==> flow/design.v <==
`timescale 1ns / 1ps
module awstm(
        pps,
        tevt,
        evt,
        rst_n,
        clk
    );
    input pps;
    input [31:0] tevt;
    output [31:0] evt;
    input rst_n;
    input clk;
    reg r_pps, r_awspps;
    reg [26:0] r_tcyc;       
    reg [26:0] r_td;         
    reg [30:0] r_awstm;      
    reg [30:0] r_tmev_next;  
    reg [31:0] r_set_tmev;  
    reg [10:0] r_tcor;       
    reg [10:0] r_tcor_max;   
    reg r_pps_lock;          
    wire evt_pps;            
    parameter [26:0] p_cyc_per_sec  = 27'd9_999;   
    parameter [26:0] p_pps_to       = 27'd14_999;  
    parameter [30:0] p_awstm_max    = 31'd99_999;   
    assign evt = r_set_tmev;
    assign evt_pps = pps & ~r_pps;
    wire [26:0] td_abs;
    wire [25:0] tmp1_td_abs;
    wire [25:0] tmp2_td_abs;
    wire [10:0] tmp_tcor_max;
    assign td_abs = (r_td[26] ? (~r_td + 17'd1): r_td);
    genvar i;
    assign tmp1_td_abs[25] = td_abs[25];  
    generate 
        for(i = 24; i >= 0; i=i-1) begin :g_tmp1_td_abs
            assign tmp1_td_abs[i] = td_abs[i+1] | td_abs[i];  
        end 
    endgenerate
    assign tmp2_td_abs[25] = tmp1_td_abs[25];
    generate
        for(i = 24; i >= 0; i=i-1) begin: g_tmp2_td_abs
            assign tmp2_td_abs[i] = tmp1_td_abs[i+1] ^ tmp1_td_abs[i];
        end
    endgenerate
    assign tmp_tcor_max[2:0] = 3'b000;
    generate 
        for(i = 0; i < 7; i=i+1) begin: g_tmp_tcor_max
            assign tmp_tcor_max[i+3] = tmp2_td_abs[25-i]; 
        end
    endgenerate
    assign tmp_tcor_max[10] = (tmp1_td_abs[20] & !tmp2_td_abs[20] ? 1'b0 : 1'b1); 
    always @(posedge clk or negedge rst_n) begin
        if(rst_n == 1'b0) begin
            r_pps <= 1'b0;
            r_awspps <= 1'b0;
            r_pps_lock <= 1'b0;
            r_tcyc <= 27'd0;
            r_td <= 27'd0;
            r_tcor <= 11'd0;
            r_tcor_max <= 11'd1024;
            r_awstm <= 31'd0;
            r_tmev_next <= 31'd0;
            r_set_tmev <= 32'd0;
        end else begin
            r_pps <= pps;
            r_tcyc <= r_tcyc + 1;
            r_tcor_max <= tmp_tcor_max;
            if(r_tcor >= r_tcor_max) begin
                r_tcor <= 10'd0;
            end else begin
                r_tcor <= r_tcor + 1;
            end
            if(r_tcyc == p_cyc_per_sec) begin
                r_awspps <= 1'b1;
            end else begin
                r_awspps <= 1'b0;
            end
            if(evt_pps) begin
                r_pps_lock <= 1'b1;
                r_tcyc <= 27'd0;
                r_td <= r_td + p_cyc_per_sec + ~r_tcyc + 27'd1;
            end else begin
                if(r_tcyc == p_pps_to) begin  
                    r_pps_lock <= 1'b0;
                    r_tcyc <= (p_pps_to - p_cyc_per_sec);     
                end                
            end
            if(r_awstm >= p_awstm_max) begin
                r_awstm <= 31'd0;
            end else begin
                if(r_tcor == r_tcor_max) begin
                    if(r_td[26]) begin  
                        r_awstm <= r_awstm;
                        r_td <= r_td + 27'd1;
                    end else begin  
                        r_awstm <= r_awstm + 31'd2;
                        r_td <= r_td - 27'd1;
                    end
                end else begin
                    r_awstm <= r_awstm + 31'd1;
                end
            end
            if(r_tmev_next == r_awstm || (r_tmev_next + 31'd1) == r_awstm) begin
                r_set_tmev <= {r_pps_lock, r_awstm};
                r_tmev_next <= r_tmev_next + tevt;
            end
            if(r_tmev_next > p_awstm_max) begin
                r_tmev_next <= r_tmev_next + ~p_awstm_max + 31'd1;
            end             
        end
    end
endmodule
---- From RTL to reports: awstm ----
Module awstm before and after one edit of its RTL, step after step.
Lines under "unedited" count in the file above, lines under "edited" in the edited file.
"change" is "edited" less "unedited", of the values as shown.
Cell names lack the library's common part.
The mark n/a stands for no value.
set-up
  top ..................................... awstm
  clock input ............................. clk
  library ................................. sky130hd
  timing corner ........................... tt_025C_1v80

---- The edit ----
The edit as a unified diff against the file above.
The edited RTL no longer does the same as the RTL above: the edit was made by script, with no optimisation intended.
begin of diff
@@ -88,5 +88,5 @@
                 end                
             end
-            if(r_awstm >= p_awstm_max) begin
+            if(r_awstm == p_awstm_max) begin
                 r_awstm <= 31'd0;
             end else begin
end of diff

---- Word level ----
Yosys after proc, flatten, opt, wreduce and memory -nomap, before mapping. Memory bits, and registers merged into a memory's read port (data or address), are not among the register bits. Print and check cells are not counted. Equal cells are merged and count once.
bit counts
  what                 unedited  edited  change
  word-level cells     68        68      0
  bits of input ports  35        35      0
  register bits        169       169     0
operators by class
  what                              unedited  edited  change
  $lt $le $gt $ge                   3         2       -1
  $add $sub $neg                    14        14      0
  equality and inequality tests     5         6       +1
  muxes and demuxes                 16        16      0
  reductions and logical operators  4         4       0
  bitwise gates (word level)        17        17      0
operators by type and width
  kind                                                                      unedited  edited  change
  31-bit by 17-bit >= comparator with 1-bit output (second input constant)  1         0       -1
  31-bit by 17-bit equality test with 1-bit output (second input constant)  0         1       +1
Unchanged operator kinds not shown: 30.

---- Logic depth ----
Depth = most cells in a row (Yosys ltp): at word level without a register or memory, in the mapped netlist without a sequential cell, where the memories' decode and read muxes count.
logic depth
  what                     unedited  edited  change
  depth after elaboration  8         8       0
  ABC_AREA                 0         0       n/a
  depth in mapped cells    15        13      -2

---- Netlist ----
The flow's flattened synthesis, as Yosys stat reports it; memories are mapped. The netlist is that of the ABC_AREA named above (0 if unset); the other value can give another one.
cell types
  cell      unedited  edited  change
  nand2_1   120       230     +110
  mux2_4    25        0       -25
  o21ai_0   69        91      +22
  a21oi_1   117       102     -15
  nand4_1   40        25      -15
  nor2_1    142       128     -14
  clkbuf_1  46        57      +11
  o21a_1    13        23      +10
  nor3_1    39        48      +9
  o21ai_1   13        4       -9
  mux2i_1   5         13      +8
  xor2_1    81        88      +7
  nand3_1   62        56      -6
  a31oi_1   15        21      +6
  o22ai_1   13        8       -5
  and4_1    6         11      +5
  a211oi_1  29        25      -4
  nor4_1    24        28      +4
Unchanged cell types not shown: 12.
The list need not be complete.
mapped netlist
  what                             unedited  edited    change
  standard cells after synthesis   1,587     1,695     +108
  mapped flip-flops                169       169       0
  mapped area (um^2)               13,724.4  13,970.9  +246.5
  buffer cells                     72        88        +16
  area of sequential cells (um^2)  4,230.3   4,230.3   0.0

---- Timing after synthesis ----
Path of least setup slack by OpenSTA after synthesis, without wires, with an ideal clock, recovery checks aside; 20% of the period is set as input and as output delay. Where synthesis merged equal registers, the netlist keeps one of their names.
timing post-synthesis
  what                                 unedited                edited                  change
  kind                                 flip-flop to flip-flop  flip-flop to flip-flop  n/a
  from                                 register r_td[26]       register r_td[26]       n/a
  to                                   register r_td[25]       register r_td[24]       n/a
  library setup time (ps)              141                     150                     +9
  setup slack (ps)                     2,388                   2,234                   -154
  buffers on the path                  1                       1                       0
  stages                               13                      13                      0
  time at the first pin (ps)           0                       0                       0
  arrival time (ps)                    3,471                   3,616                   +145
  delay of the path (ps)               3,612                   3,766                   +154
  clock period (ps)                    6,000                   6,000                   0
  period reached after synthesis (ps)  3,612                   3,766                   +154
"delay of the path" = arrival - input delay + setup time.
"stages": output pins that drive a net of the path, with the launching flip-flop's if there is one; two outputs of one cell count as two.
"period reached after synthesis" is the clock period less the worst setup slack; recovery checks do not enter. This is arithmetic on one report: input and output delays are still those of the set period (20% each).
The rows between start and end are the longest chain of elaborated cells between them; the timing report does not say that the signal goes this way. Where chains are equally long, one stands for them.
Each line given opens the expression or statement behind the cell; cells for indexed reads and writes are added by Yosys, which also makes memories of some case tables.
A register here has more assigning lines than the two given.
between the ends, post-synthesis, unedited
  path through ............................ dfrtp_1 -> clkbuf_1 -> inv_1 -> ha_1 -> a2111oi_0 -> o21a_1 -> o311ai_1 -> a211oi_1 -> o21ai_1 -> a21o_1 -> a2111oi_0 -> a41o_1 -> a221oi_1
  cells in the longest elaborated chain ... 3
  elaborated cells between the ends (all ways) .. 3
  RTL lines with such cells ............... 3
  those cells by class .................... mux: 3
ends and longest elaborated chain, post-synthesis, unedited
  what                RTL line  RTL
  start: declaration  16        reg [26:0] r_td;
  start: assignment   83        r_td <= r_td + p_cyc_per_sec + ~r_tcyc + 27'd1;
  start: assignment   96        r_td <= r_td + 27'd1;
  27-bit two-way mux  94        if(r_td[26]) begin
  27-bit two-way mux  93        if(r_tcor == r_tcor_max) begin
  27-bit two-way mux  90        if(r_awstm >= p_awstm_max) begin
  end: assignment     83
  end: assignment     96
  end: declaration    16
between the ends, post-synthesis, edited
  path through ............................ dfrtp_1 -> buf_1 -> inv_1 -> fa_1 -> a21oi_1 -> o221ai_1 -> o31a_1 -> a221o_1 -> a41o_1 -> a221oi_1 -> o21a_1 -> mux2i_1 -> o311ai_0
  cells in the longest elaborated chain ... 3
  elaborated cells between the ends (all ways) .. 3
  RTL lines with such cells ............... 3
  those cells by class .................... mux: 3
ends and longest elaborated chain, post-synthesis, edited
  what                RTL line  RTL
  start: declaration  16        reg [26:0] r_td;
  start: assignment   83        r_td <= r_td + p_cyc_per_sec + ~r_tcyc + 27'd1;
  start: assignment   96        r_td <= r_td + 27'd1;
  27-bit two-way mux  94        if(r_td[26]) begin
  27-bit two-way mux  93        if(r_tcor == r_tcor_max) begin
  27-bit two-way mux  90        if(r_awstm == p_awstm_max) begin
  end: assignment     83
  end: assignment     96
  end: declaration    16

---- Worst path after layout ----
Path of least setup slack in the final report of the runs of pair 1 (OpenROAD, finished layout, wires in). Where an end is a register, its clock arrival counts in the times.
The path's times are printed in steps of 10 ps; the period is the one set.
timing after layout
  what                        unedited                  edited                    change
  kind                        input port to flip-flop   flip-flop to flip-flop    n/a
  from                        input tevt[5]             register r_tmev_next[2]   n/a
  to                          register r_tmev_next[30]  register r_tmev_next[27]  n/a
  stages                      11                        11                        0
  external input delay (ps)   1,200                     n/a                       n/a
  library setup time (ps)     140                       70                        -70
  clock period (ps)           6,000                     6,000                     0
  arrival time (ps)           4,460                     4,660                     +200
  buffers on the path         1                         1                         0
  setup slack (ps)            1,840                     1,710                     -130
  time at the first pin (ps)  1,200                     440                       -760
The rows between start and end are the longest chain of elaborated cells between them; the timing report does not say that the signal goes this way. Where chains are equally long, one stands for them.
A register here has more assigning lines than the two given.
between the ends, after layout, unedited
  path through ............................ clkdlybuf4s50_1 -> ha_1 -> a2111oi_0 -> a211oi_1 -> nor3_1 -> o31a_1 -> o211ai_1 -> nor2_1 -> nor3_1 -> a311oi_1 -> o21ai_1
  cells in the longest elaborated chain ... 3
  elaborated cells between the ends (all ways) .. 3
  RTL lines with such cells ............... 3
  those cells by class .................... add/sub: 1; mux: 2
ends and longest elaborated chain, after layout, unedited
  what                RTL line  RTL
  start: declaration  10        input [31:0] tevt;
  31-bit adder        107       r_tmev_next <= r_tmev_next + tevt;
  31-bit two-way mux  105       if(r_tmev_next == r_awstm || (r_tmev_next + 31'd1) == r_awstm) begin
  31-bit two-way mux  109       if(r_tmev_next > p_awstm_max) begin
  end: assignment     107
  end: assignment     110       r_tmev_next <= r_tmev_next + ~p_awstm_max + 31'd1;
  end: declaration    18        reg [30:0] r_tmev_next;
between the ends, after layout, edited
  path through ............................ dfrtp_1 -> nand3_1 -> nor3_1 -> a41oi_1 -> o32ai_1 -> o21ai_0 -> a2111oi_4 -> a41o_1 -> buf_4 -> mux2i_1 -> a21oi_1
  cells in the longest elaborated chain ... 5
  elaborated cells between the ends (all ways) .. 11
  RTL lines with such cells ............... 4
  those cells by class .................... add/sub: 4; compare: 1; eq/ne: 2; mux: 2; reduce/logical: 2
ends and longest elaborated chain, after layout, edited
  what                                      RTL line  RTL
  start: declaration                        18        reg [30:0] r_tmev_next;
  start: assignment                         107       r_tmev_next <= r_tmev_next + tevt;
  start: assignment                         110       r_tmev_next <= r_tmev_next + ~p_awstm_max + 31'd1;
  31-bit by 1-bit adder with 31-bit output  105       if(r_tmev_next == r_awstm || (r_tmev_next + 31'd1) == r_awstm) begin
  31-bit equality test                      105
  1-bit logical OR                          105
  31-bit two-way mux                        105
  31-bit two-way mux                        109       if(r_tmev_next > p_awstm_max) begin
  end: assignment                           107
  end: assignment                           110
  end: declaration                          18

---- Flow runs ----
Both versions went through the flow (Yosys, OpenROAD) with the same settings in each pair. Constraints: input delay and output delay 20% of the set period each, output load 0.01 pF.
settings, pair 1
  CORE_UTILIZATION ........................ 40
  PLACE_DENSITY ........................... 0.6
  period_ns ............................... 6.0
  CAP_MARGIN .............................. 20
  CORE_MARGIN ............................. 2
  SLEW_MARGIN ............................. 20
measured results, pair 1
  what                                       unedited  edited    change
  worst setup slack after layout (ps)        1,841     1,708     -133
  period reached (ps)                        4,159     4,292     +133
  total negative slack on setup checks (ps)  0         0         0
  area inside the die boundary (um^2)        35,808.0  36,439.0  +631.0
  smallest hold slack (ps)                   468       460       -8
  mapped cell area after synthesis (um^2)    13,724.4  13,970.9  +246.5
  utilization of the finished layout (%)     45.4      45.0      -0.4
settings, pair 2
  CELL_PAD_IN_SITES_DETAIL_PLACEMENT ...... 2
  CORE_ASPECT_RATIO ....................... 0.61
  CORE_UTILIZATION ........................ 24
  CTS_CLUSTER_DIAMETER .................... 157
  GPL_TIMING_DRIVEN ....................... 1
  SETUP_SLACK_MARGIN ...................... -0.07
  period_ns ............................... 2.7
  CAP_MARGIN .............................. 20
  CORE_MARGIN ............................. 2
  SLEW_MARGIN ............................. 20
measured results, pair 2
  what                                       unedited  edited    change
  worst setup slack after layout (ps)        -991      -1,609    -618
  period reached (ps)                        3,691     4,309     +618
  total negative slack on setup checks (ps)  -61,714   -132,755  -71,041
  area inside the die boundary (um^2)        59,173.0  60,217.4  +1,044.4
  mapped cell area after synthesis (um^2)    13,724.4  13,970.9  +246.5
  utilization of the finished layout (%)     38.4      41.1      +2.7
"period reached": clock period set for the run, less the worst setup slack. It is reckoned from that one timing run; input and output delays stay at 20% of the period that was set.
